==> flow/design.v <==
`timescale 1ns / 1ps
module pcpu(
 input wire clock, enable, reset, start,
 input wire [15:0] d_datain,   
 input wire [15:0] i_datain,   
 output  [7:0] i_addr,
 output  [7:0] d_addr,
 output  [15:0] d_dataout,
 output  d_we
    );
reg [15:0] gr [7:0];
reg nf, zf, cf;
reg cf_q;
reg state, next_state;
reg dw;
reg [7:0] pc;
reg [15:0] id_ir;
reg [15:0] wb_ir;
reg [15:0] ex_ir;
reg [15:0] mem_ir;
reg [15:0] smdr;
reg [15:0] smdr1;
reg signed [15:0] reg_C1;
reg signed [15:0] reg_A;
reg signed [15:0] reg_B;
reg signed [15:0] reg_C;
reg signed [15:0] ALUo;
reg signed [15:0] alu_last;
always @(posedge clock)
	begin
		if (!reset)
			state <= 1'b0;
		else
			state <= next_state;
	end
always @(*)
	begin
		case (state)
			1'b0 : 
				if ((enable == 1'b1) 
				&& (start == 1'b1))
					next_state = 1'b1;
				else	
					next_state = 1'b0;
			1'b1 :
				if ((enable == 1'b0) 
				|| (wb_ir[15:11] == 5'b00001))
					next_state = 1'b0;
				else
					next_state = 1'b1;
		endcase
	end
assign i_addr = pc;  
always @(posedge clock or negedge reset)
	begin
		if (!reset)
			begin
            id_ir <= 16'b0;
            pc <= 8'b0;
			end
		else if (state ==1'b1)
		begin
			if((i_datain[15:11] == 5'b01000 
				||i_datain[15:11] == 5'b10001
				||i_datain[15:11] == 5'b01011
				||i_datain[15:11] == 5'b10111 
				||i_datain[15:11] == 5'b01100 
				||i_datain[15:11] == 5'b01101 
				||i_datain[15:11] == 5'b01111 
				||i_datain[15:11] == 5'b01110) 
			  &&( (id_ir[15:11] == 5'b00010 && (id_ir[10:8]  == i_datain[6:4] || id_ir[10:8]  == i_datain[2:0])) 
			    ||(ex_ir[15:11] == 5'b00010 && (ex_ir[10:8]  == i_datain[6:4] || ex_ir[10:8]  == i_datain[2:0]))
				)
			  )  
			    begin
				   id_ir <= 16'b0;
				   pc <= pc;   
			    end		  			
  			else if (( i_datain[15:11] == 5'b00100
			         ||i_datain[15:11] == 5'b00110
					 ||i_datain[15:11] == 5'b00101
					 ||i_datain[15:11] == 5'b00111
					 ||i_datain[15:11] == 5'b00011)
                    &&((id_ir[15:11] == 5'b00010 &&(id_ir[10:8]  == i_datain[6:4])) 
					  ||(ex_ir[15:11] == 5'b00010 &&(ex_ir[10:8]  == i_datain[6:4]))
					  )
					)
					begin
					   id_ir <= 16'b0;
					   pc <= pc;   
					end 
			else if(id_ir[15:14] == 2'b11 || ex_ir[15:14] == 2'b11)
			        begin
				       id_ir <= 16'b0;
					   pc <= pc;   
					end 
			else
			  begin
				if(((mem_ir[15:11] == 5'b11010)
					&& (zf == 1'b1)) 
				|| ((mem_ir[15:11] == 5'b11011)
					&& (zf == 1'b0)))
				begin
					id_ir <= 16'b0;
					pc <= reg_C[7:0];
				end
				else if(((mem_ir[15:11] == 5'b11100)
					&& (nf == 1'b1)) 
				|| ((mem_ir[15:11] == 5'b11101)
					&& (nf == 1'b0)))
				begin
					id_ir <= 16'b0;
					pc <= reg_C[7:0];
				end
				else if(((mem_ir[15:11] == 5'b11110)
					&& (cf == 1'b1)) 
				|| ((mem_ir[15:11] == 5'b11111)
					&& (cf == 1'b0)))
				begin
					id_ir <= 16'b0;
					pc <= reg_C[7:0];
				end
				else if((mem_ir[15:11] == 5'b11000)			
				|| (mem_ir[15:11] == 5'b11001))
				begin
					id_ir <= 16'b0;
					pc <= reg_C[7:0];
				end
				else
				begin
				    id_ir <= i_datain;
					pc <= pc + 1;
				end
			  end   
		end  
	end  
always @(posedge clock or negedge reset) 
    begin
	    if (!reset)
			begin
				ex_ir <= 16'b0;
				reg_A <= 16'b0;
				reg_B <= 16'b0;
				smdr <= 16'b0;
			end
		else if (state == 1'b1)
			begin
				ex_ir <= id_ir;
				 if ((id_ir[15:14] == 2'b11 && id_ir[15:11] != 5'b11000) 
				|| (id_ir[15:11] == 5'b10000)
				|| (id_ir[15:11] == 5'b01001)
				|| (id_ir[15:11] == 5'b10011))
					reg_A <= gr[id_ir[10:8]];
				else if (id_ir[15:11] == 5'b00010) 
					reg_A <= gr[id_ir[6:4]];
				 else if(id_ir[6:4] == ex_ir[10:8])
				      reg_A <= ALUo;
			    else if(id_ir[6:4] == wb_ir[10:8]) 
				      reg_A <= reg_C1;
			    else if(id_ir[6:4] == mem_ir[10:8]) 
				      reg_A <= reg_C;
				else 
					reg_A <= gr[id_ir[6:4]];
			  if (id_ir[15:11] == 5'b00011)
					begin
						reg_B <= {12'b0000_0000_0000, id_ir[3:0]};  
						smdr <= gr[id_ir[10:8]];  
			      end
				else if(id_ir[2:0] == ex_ir[10:8])
				      reg_B <= ALUo;
			    else if(id_ir[2:0] == wb_ir[10:8]) 
				      reg_B <= reg_C1;
			    else if(id_ir[2:0] == mem_ir[10:8]) 
				      reg_B <= reg_C;
				else if  ((id_ir[15:11] == 5'b01000)
                || (id_ir[15:11] == 5'b10001)
				    || (id_ir[15:11] == 5'b01011)
				    || (id_ir[15:11] == 5'b10111)
				    || (id_ir[15:11] == 5'b01100)
					 || (id_ir[15:11] == 5'b01101)
					 || (id_ir[15:11] == 5'b01111)
					 || (id_ir[15:11] == 5'b01110))
					reg_B <= gr[id_ir[2:0]];
			end
	end		
always @ (*) 
    begin
		ALUo = alu_last;
		cf = cf_q;
		if  (ex_ir[15:11] == 5'b11000)
			ALUo = {8'b0, ex_ir[7:0]};
		else if  (ex_ir[15:14] == 2'b11)
		    ALUo = reg_A + {8'b0, ex_ir[7:0]};
		else 
		begin
			case(ex_ir[15:11])
			5'b00010: ALUo = reg_A + {12'b0000_0000_0000, ex_ir[3:0]};
			5'b00011: ALUo = reg_A + reg_B;
			5'b10000: {cf, ALUo} = reg_A + { ex_ir[7:0], 8'b0 };
			5'b01000: {cf, ALUo} = reg_A + reg_B;
			5'b01001:{cf, ALUo} = reg_A + { 8'b0, ex_ir[7:0] };
			5'b10001: {cf, ALUo} = reg_A + reg_B + cf_q;
			5'b01011: {cf, ALUo} = {{1'b0, reg_A} - reg_B};
			5'b10011: {cf, ALUo} = {1'b0, reg_A }- { 8'b0, ex_ir[7:0] };
			5'b10111:{cf, ALUo} = {{1'b0, reg_A} - reg_B - cf_q};
			5'b01100: {cf, ALUo} = {{1'b0, reg_A} - reg_B};
			5'b01101: {cf, ALUo} = {1'b0, reg_A & reg_B};
			5'b01111: {cf, ALUo} = {1'b0, reg_A | reg_B};
			5'b01110: {cf, ALUo} = {1'b0, reg_A ^ reg_B};
			5'b00100: {cf, ALUo} = {reg_A[4'b1111 - ex_ir[3:0]], reg_A << ex_ir[3:0]};
			5'b00110: {cf, ALUo} = {reg_A[ex_ir[3:0] - 4'b0001], reg_A >> ex_ir[3:0]};
			5'b00101: {cf, ALUo} = {reg_A[ex_ir[3:0] - 4'b0001], reg_A <<< ex_ir[3:0]};
			5'b00111: {cf, ALUo} = {reg_A[4'b1111 - ex_ir[3:0]], reg_A >>> ex_ir[3:0]};
			default: begin
					 end
        endcase								
		end
 end
always @(posedge clock or negedge reset)
    begin
	    if (!reset)
			begin
				alu_last <= 16'b0;
				cf_q <= 1'b0;
			end
		else if (state == 1'b1)
			begin
				alu_last <= ALUo;
				cf_q <= cf;
			end
	end
always @(posedge clock or negedge reset) 
    begin
	    if (!reset)
			begin
				mem_ir <= 16'b0;
				reg_C <= 16'b0;
				dw <= 0;
				nf <= 0;
				zf <= 0;
				smdr1 <= 16'b0;
			end
		else if (state == 1'b1)
			begin
				mem_ir <= ex_ir;
				reg_C <= ALUo;
				if (ex_ir[15:11] == 5'b00011)
					begin
						dw <= 1'b1;
						smdr1 <= smdr;
					end
				else if(ex_ir[15:14] != 2'b11 && ex_ir[15:11] != 5'b00010)
				     begin
				       zf <= (ALUo == 0)? 1:0;
					   nf <= (ALUo[15] == 1'b1)? 1:0;
						dw <= 1'b0;
				     end	
            else		
                 dw <= 1'b0;				
			end		
    end
assign d_dataout = smdr1;
assign d_we = dw;
assign d_addr = reg_C[7:0];
always @(posedge clock or negedge reset) 
    begin
	    if (!reset)
			begin
				wb_ir <= 16'b0;
				reg_C1 <= 16'b0;
			end
		else if (state == 1'b1)
			begin
				wb_ir <= mem_ir;			
				if (mem_ir[15:11] == 5'b00010)
					reg_C1 <= d_datain;
				else if(mem_ir[15:14] != 2'b11)
					reg_C1 <= reg_C;				
			end			
	end
always @(posedge clock or negedge reset) 
    begin
	    if (!reset)
			begin
			   gr[0] <= 16'b0;
				gr[1] <= 16'b0;
				gr[2] <= 16'b0;
				gr[3] <= 16'b0;
				gr[4] <= 16'b0;
				gr[5] <= 16'b0;
				gr[6] <= 16'b0;
				gr[7] <= 16'b0;
			end			
		else if (state == 1'b1)
			begin
				if ((wb_ir[15:14] != 2'b11) 
				   &&(wb_ir[15:11] != 5'b00011)		  
				   &&(wb_ir[15:11] != 5'b01100)
				)
					gr[wb_ir[10:8]] <= reg_C1;
			end	
   end
endmodule
Subject: tool reports on pcpu

Hi,

### Tool chain data of pcpu

Each step is given for the RTL above and for the edited RTL.
Lines under "unedited" count in the file above, lines under "edited" in the edited file.
"difference": "edited" minus "unedited" as printed here. "relative change": 100 x difference / "unedited".
Operators: Yosys type, input widths -> output width; for muxes data width and select width s.
Cell names lack the library's common part.
A cell with n/a has no value.

| set-up | value |
|---|---|
| top module | pcpu |
| clock port | clock |
| library | sky130hd |
| timing corner | tt_025C_1v80 |

### Diff

Unified diff, file above to edited file.
The edited RTL no longer does the same as the RTL above: the edit was made by script, with no optimisation intended.

```diff
@@ -130,5 +130,5 @@
 				begin
 				    id_ir <= i_datain;
-					pc <= pc + 1;
+					pc <= pc | 1;
 				end
 			  end   
```

### Elaborated design

Counts by Yosys on the flattened word-level netlist (proc, flatten, opt, wreduce). Print and check cells are left out.

Storage and ports:

| element | unedited | edited | difference | relative change (%) |
|---|---|---|---|---|
| input bits | 36 | 36 | 0 | 0.00 |
| register bits | 301 | 301 | 0 | 0.00 |
| output and inout port bits | 33 | 33 | 0 | 0.00 |

Operators by class:

| element | unedited | edited | difference | relative change (%) |
|---|---|---|---|---|
| shifts and indexed selects | 6 | 6 | 0 | 0.00 |
| $add $sub $neg | 14 | 13 | -1 | -7.14 |
| multiplexer cells | 38 | 38 | 0 | 0.00 |
| bitwise gates (word level) | 12 | 12 | 0 | 0.00 |
| equal/unequal tests | 101 | 101 | 0 | 0.00 |
| reductions and logical operators | 73 | 75 | +2 | +2.74 |

Operators by type and width:

| cell | unedited | edited | difference | relative change (%) |
|---|---|---|---|---|
| $add 8x1->8 const B | 1 | 0 | -1 | -100.00 |
| $reduce_and 5->1 | 0 | 1 | +1 | n/a |
| $reduce_bool 4->1 | 0 | 1 | +1 | n/a |

Unchanged operator kinds not shown: 52.

### Logic depth

Depth = most cells in a row (Yosys ltp): at word level without a register or memory, in the mapped netlist without a sequential cell, where the memories' decode and read muxes count.

Logic depth:

| element | unedited | edited | difference | relative change (%) |
|---|---|---|---|---|
| word-level depth | 14 | 14 | 0 | 0.00 |
| ABC_AREA | 0 | 0 | n/a | n/a |
| depth in mapped cells | 19 | 16 | -3 | -15.79 |

### Synthesis result

The flow's flattened synthesis, as Yosys stat reports it; memories are mapped. The netlist is that of the ABC_AREA named above (0 if unset); the other value can give another one.

Mapped netlist:

| element | unedited | edited | difference | relative change (%) |
|---|---|---|---|---|
| sequential part of the area (sq um) | 7126.8 | 7126.8 | 0.0 | 0.00 |
| cell area after synthesis (sq um) | 24144.4 | 24349.6 | +205.2 | +0.85 |
| cells in the netlist | 2745 | 2788 | +43 | +1.57 |
| flip-flop cells | 285 | 285 | 0 | 0.00 |
| buffer cells | 242 | 244 | +2 | +0.83 |

Cell types:

| cell type | unedited | edited | difference | relative change (%) |
|---|---|---|---|---|
| nand2_1 | 202 | 233 | +31 | +15.35 |
| a22o_1 | 40 | 11 | -29 | -72.50 |
| o211ai_1 | 63 | 40 | -23 | -36.51 |
| a21oi_1 | 176 | 192 | +16 | +9.09 |
| nor3_1 | 51 | 37 | -14 | -27.45 |
| o22ai_1 | 27 | 41 | +14 | +51.85 |
| o2bb2ai_1 | 5 | 17 | +12 | +240.00 |
| and3_1 | 27 | 16 | -11 | -40.74 |
| o21a_1 | 12 | 23 | +11 | +91.67 |
| inv_1 | 90 | 100 | +10 | +11.11 |
| buf_1 | 34 | 24 | -10 | -29.41 |
| a2bb2oi_1 | 16 | 6 | -10 | -62.50 |
| nor2_1 | 223 | 214 | -9 | -4.04 |
| a211oi_1 | 46 | 55 | +9 | +19.57 |
| a311oi_1 | 3 | 11 | +8 | +266.67 |
| buf_2 | 3 | 11 | +8 | +266.67 |
| clkbuf_1 | 193 | 200 | +7 | +3.63 |
| o31ai_1 | 18 | 25 | +7 | +38.89 |

Unchanged cell types not shown: 10.
Not every row of either side is listed.

### Path before layout

Path of least setup slack by OpenSTA after synthesis, without wires, with an ideal clock, recovery checks aside; 20% of the period is set as input and as output delay. Where synthesis merged equal registers, the netlist keeps one of their names.

Timing path post-synthesis:

| element | unedited | edited | difference | relative change (%) |
|---|---|---|---|---|
| kind | register -> register | register -> register | n/a | n/a |
| start | reg ex_ir[2] | reg ex_ir[2] | n/a | n/a |
| end | reg id_ir[10] | reg pc[1] | n/a | n/a |
| setup slack (ns) | 3.220 | 3.743 | +0.523 | n/a |
| driving pins on the path | 20 | 16 | -4 | -20.00 |
| data arrival time (ns) | 4.659 | 4.132 | -0.527 | -11.31 |
| buffers on the path | 6 | 3 | -3 | -50.00 |
| path delay (ns) | 4.780 | 4.257 | -0.523 | -10.94 |
| launch time at the first pin (ns) | 0.000 | 0.000 | 0.000 | n/a |
| period (ns) | 8.0 | 8.0 | 0.0 | 0.00 |
| synthesis period reached (ns) | 4.78 | 4.257 | -0.523 | -10.94 |

"path delay" is the arrival time less input delay plus setup time.
"driving pins on the path": output pins that drive a net of the path, with the launching flip-flop's if there is one; two outputs of one cell count as two.
"synthesis period reached" is the clock period less the worst setup slack; recovery checks do not enter. This is arithmetic on one report: input and output delays are still those of the set period (20% each).
The rows between start and end are the longest chain of elaborated cells between them; the timing report does not say that the signal goes this way. Where chains are equally long, one stands for them.
A line is the first line of the expression or statement that the cell stems from. Yosys adds cells for indexed reads and writes and turns some case tables into memories.
A register here has more assigning lines than the two given.

| on the way, post-synthesis, unedited | value |
|---|---|
| cells stage by stage | dfrtp_1 > inv_1 > clkbuf_1 > buf_1 > clkbuf_1 > ha_1 > clkbuf_1 > nand2b_1 > a21oi_1 > o211ai_1 > a2111oi_0 > nor2_1 > o41ai_1 > nor4_1 > a311oi_2 > nor3_4 > and2_4 > buf_6 > buf_8 > a22o_1 |
| length of the longest elaborated chain | 14 |
| elaborated cells between the ends (all ways) | 20 |
| classes of those cells | add/sub: 5; shift: 2; mux: 9; logic: 1; reduce/logical: 3 |

Ends and longest elaborated chain, post-synthesis, unedited:

| element | RTL line | text |
|---|---|---|
| start, declared | 19 | `reg [15:0] ex_ir;` |
| start, assigned | 141 | `ex_ir <= 16'b0;` |
| start, assigned | 148 | `ex_ir <= id_ir;` |
| $sub 4x4->4 | 213 | `5'b00111: {cf, ALUo} = {reg_A[4'b1111 - ex_ir[3:0]], reg_A >>> ex_ir[3:0]};` |
| $shiftx 16x4->1 | 213 |  |
| $pmux 1 s10 | 196 | `case(ex_ir[15:11])` |
| $mux 1 | 192 | `else if (ex_ir[15:14] == 2'b11)` |
| $mux 1 | 190 | `if (ex_ir[15:11] == 5'b11000)` |
| $not 1->1 | 118 | `&& (cf == 1'b0)))` |
| $logic_and 1x1->1 | 117 | `\|\| ((mem_ir[15:11] == 5'b11111)` |
| $logic_or 1x1->1 | 115 | `else if(((mem_ir[15:11] == 5'b11110)` |
| $mux 16 | 115 |  |
| $mux 16 | 107 | `else if(((mem_ir[15:11] == 5'b11100)` |
| $mux 16 | 99 | `if(((mem_ir[15:11] == 5'b11010)` |
| $mux 16 | 92 | `else if(id_ir[15:14] == 2'b11 \|\| ex_ir[15:14] == 2'b11)` |
| $mux 16 | 79 | `else if (( i_datain[15:11] == 5'b00100` |
| $mux 16 | 63 | `if((i_datain[15:11] == 5'b01000` |
| end, assigned | 58 | `id_ir <= 16'b0;` |
| end, assigned | 131 | `id_ir <= i_datain;` |
| end, declared | 17 | `reg [15:0] id_ir;` |

| on the way, post-synthesis, edited | value |
|---|---|
| cells stage by stage | dfrtp_1 > buf_2 > clkinv_1 > clkbuf_1 > ha_1 > clkbuf_1 > nand2b_1 > a211oi_1 > o22ai_1 > nor4_1 > a211oi_1 > nand3_1 > or4_1 > o311a_1 > o211ai_4 > mux2_2 |
| length of the longest elaborated chain | 11 |
| elaborated cells between the ends (all ways) | 19 |
| classes of those cells | add/sub: 5; shift: 2; mux: 6; logic: 1; reduce/logical: 5 |

Ends and longest elaborated chain, post-synthesis, edited:

| element | RTL line | text |
|---|---|---|
| start, declared | 19 | `reg [15:0] ex_ir;` |
| start, assigned | 141 | `ex_ir <= 16'b0;` |
| start, assigned | 148 | `ex_ir <= id_ir;` |
| $sub 4x4->4 | 213 | `5'b00111: {cf, ALUo} = {reg_A[4'b1111 - ex_ir[3:0]], reg_A >>> ex_ir[3:0]};` |
| $shiftx 16x4->1 | 213 |  |
| $pmux 1 s10 | 196 | `case(ex_ir[15:11])` |
| $mux 1 | 192 | `else if (ex_ir[15:14] == 2'b11)` |
| $mux 1 | 190 | `if (ex_ir[15:11] == 5'b11000)` |
| $not 1->1 | 118 | `&& (cf == 1'b0)))` |
| $logic_and 1x1->1 | 117 | `\|\| ((mem_ir[15:11] == 5'b11111)` |
| $logic_or 1x1->1 | 115 | `else if(((mem_ir[15:11] == 5'b11110)` |
| $mux 8 | 115 |  |
| $mux 8 | 107 | `else if(((mem_ir[15:11] == 5'b11100)` |
| $mux 8 | 99 | `if(((mem_ir[15:11] == 5'b11010)` |
| end, assigned | 95 | `pc <= pc;` |
| end, assigned | 105 | `pc <= reg_C[7:0];` |
| end, declared | 16 | `reg [7:0] pc;` |

### Timing after layout

Path of least setup slack in the final report of the runs of pair 1 (OpenROAD, finished layout, wires in). Where an end is a register, its clock arrival counts in the times.

Timing path after layout:

| element | unedited | edited | difference | relative change (%) |
|---|---|---|---|---|
| kind | register -> register | register -> register | n/a | n/a |
| start | reg reg_A[5] | reg reg_A[1] | n/a | n/a |
| end | reg pc[3] | reg id_ir[4] | n/a | n/a |
| driving pins on the path | 15 | 13 | -2 | -13.33 |
| buffers on the path | 1 | 1 | 0 | 0.00 |
| data arrival time (ns) | 6.14 | 5.70 | -0.44 | -7.17 |
| setup slack (ns) | 0.66 | 1.07 | +0.41 | n/a |
| period (ns) | 6.34 | 6.34 | 0.00 | 0.00 |
| launch time at the first pin (ns) | 0.60 | 0.57 | -0.03 | -5.00 |

The rows between start and end are the longest chain of elaborated cells between them; the timing report does not say that the signal goes this way. Where chains are equally long, one stands for them.
A register here has more assigning lines than the two given.

| on the way, after layout, unedited | value |
|---|---|
| cells stage by stage | dfrtp_1 > inv_1 > ha_1 > or3b_1 > and3_1 > a2111oi_0 > a211oi_1 > and2_0 > or4b_4 > o31ai_1 > a311oi_2 > nor3_4 > buf_4 > mux2i_1 > a2bb2oi_1 |
| length of the longest elaborated chain | 11 |
| elaborated cells between the ends (all ways) | 20 |
| classes of those cells | add/sub: 8; shift: 2; mux: 6; logic: 1; reduce/logical: 3 |

Ends and longest elaborated chain, after layout, unedited:

| element | RTL line | text |
|---|---|---|
| start, declared | 24 | `reg signed [15:0] reg_A;` |
| start, assigned | 153 | `reg_A <= gr[id_ir[10:8]];` |
| start, assigned | 155 | `reg_A <= gr[id_ir[6:4]];` |
| $sub 16x16->17 | 205 | `5'b10111:{cf, ALUo} = {{1'b0, reg_A} - reg_B - cf_q};` |
| $sub 17x1->17 | 205 |  |
| $pmux 1 s10 | 196 | `case(ex_ir[15:11])` |
| $mux 1 | 192 | `else if (ex_ir[15:14] == 2'b11)` |
| $mux 1 | 190 | `if (ex_ir[15:11] == 5'b11000)` |
| $not 1->1 | 118 | `&& (cf == 1'b0)))` |
| $logic_and 1x1->1 | 117 | `\|\| ((mem_ir[15:11] == 5'b11111)` |
| $logic_or 1x1->1 | 115 | `else if(((mem_ir[15:11] == 5'b11110)` |
| $mux 8 | 115 |  |
| $mux 8 | 107 | `else if(((mem_ir[15:11] == 5'b11100)` |
| $mux 8 | 99 | `if(((mem_ir[15:11] == 5'b11010)` |
| end, assigned | 95 | `pc <= pc;` |
| end, assigned | 105 | `pc <= reg_C[7:0];` |
| end, declared | 16 | `reg [7:0] pc;` |

| on the way, after layout, edited | value |
|---|---|
| cells stage by stage | dfrtp_1 > inv_1 > ha_1 > nor2_1 > o311ai_2 > a31oi_1 > o221ai_1 > nand4_1 > o31ai_1 > a41oi_1 > a31oi_2 > buf_4 > o22ai_1 |
| length of the longest elaborated chain | 14 |
| elaborated cells between the ends (all ways) | 23 |
| classes of those cells | add/sub: 8; shift: 2; mux: 9; logic: 1; reduce/logical: 3 |

Ends and longest elaborated chain, after layout, edited:

| element | RTL line | text |
|---|---|---|
| start, declared | 24 | `reg signed [15:0] reg_A;` |
| start, assigned | 153 | `reg_A <= gr[id_ir[10:8]];` |
| start, assigned | 155 | `reg_A <= gr[id_ir[6:4]];` |
| $sub 16x16->17 | 205 | `5'b10111:{cf, ALUo} = {{1'b0, reg_A} - reg_B - cf_q};` |
| $sub 17x1->17 | 205 |  |
| $pmux 1 s10 | 196 | `case(ex_ir[15:11])` |
| $mux 1 | 192 | `else if (ex_ir[15:14] == 2'b11)` |
| $mux 1 | 190 | `if (ex_ir[15:11] == 5'b11000)` |
| $not 1->1 | 118 | `&& (cf == 1'b0)))` |
| $logic_and 1x1->1 | 117 | `\|\| ((mem_ir[15:11] == 5'b11111)` |
| $logic_or 1x1->1 | 115 | `else if(((mem_ir[15:11] == 5'b11110)` |
| $mux 16 | 115 |  |
| $mux 16 | 107 | `else if(((mem_ir[15:11] == 5'b11100)` |
| $mux 16 | 99 | `if(((mem_ir[15:11] == 5'b11010)` |
| $mux 16 | 92 | `else if(id_ir[15:14] == 2'b11 \|\| ex_ir[15:14] == 2'b11)` |
| $mux 16 | 79 | `else if (( i_datain[15:11] == 5'b00100` |
| $mux 16 | 63 | `if((i_datain[15:11] == 5'b01000` |
| end, assigned | 58 | `id_ir <= 16'b0;` |
| end, assigned | 131 | `id_ir <= i_datain;` |
| end, declared | 17 | `reg [15:0] id_ir;` |

### Flow runs

Both versions went through the flow (Yosys, OpenROAD) with the same settings in each pair. Constraints: input delay and output delay 20% of the set period each, output load 0.01 pF.

| flow settings, pair 1 | value |
|---|---|
| CORE_UTILIZATION | 40 |
| PLACE_DENSITY | 0.6 |
| period_ns | 6.34 |
| CAP_MARGIN | 20 |
| CORE_MARGIN | 2 |
| SLEW_MARGIN | 20 |

Results, pair 1:

| element | unedited | edited | difference | relative change (%) |
|---|---|---|---|---|
| utilization (%) | 44.5 | 44.6 | +0.1 | n/a |
| lowest hold slack (ns) | 0.484 | 0.485 | +0.001 | n/a |
| clock period reached (ns) | 5.685 | 5.269 | -0.416 | -7.32 |
| worst setup slack after layout (ns) | 0.655 | 1.071 | +0.416 | n/a |
| overall die area (sq um) | 62342.6 | 62863.0 | +520.4 | +0.83 |
| total negative slack (ns) | 0.000 | 0.000 | 0.000 | n/a |
| cell area after synthesis (sq um) | 24144.4 | 24349.6 | +205.2 | +0.85 |

| flow settings, pair 2 | value |
|---|---|
| CAP_MARGIN | 5 |
| CORE_ASPECT_RATIO | 1.12 |
| CORE_MARGIN | 2 |
| CORE_UTILIZATION | 25 |
| GPL_TIMING_DRIVEN | 0 |
| MAX_ROUTING_LAYER | met5 |
| SETUP_SLACK_MARGIN | 0.67 |
| TNS_END_PERCENT | 70 |
| period_ns | 4.23 |
| SLEW_MARGIN | 20 |

Results, pair 2:

| element | unedited | edited | difference | relative change (%) |
|---|---|---|---|---|
| utilization (%) | 31.8 | 32.6 | +0.8 | n/a |
| clock period reached (ns) | 4.684 | 4.221 | -0.463 | -9.88 |
| worst setup slack after layout (ns) | -0.454 | 0.009 | +0.463 | n/a |
| overall die area (sq um) | 99083.2 | 99914.6 | +831.4 | +0.84 |
| total negative slack (ns) | -9.027 | 0.000 | +9.027 | n/a |
| cell area after synthesis (sq um) | 24144.4 | 24349.6 | +205.2 | +0.85 |

"clock period reached" is the run's clock period less its worst setup slack. It is reckoned from that one timing run; input and output delays stay at 20% of the period that was set.

Regards
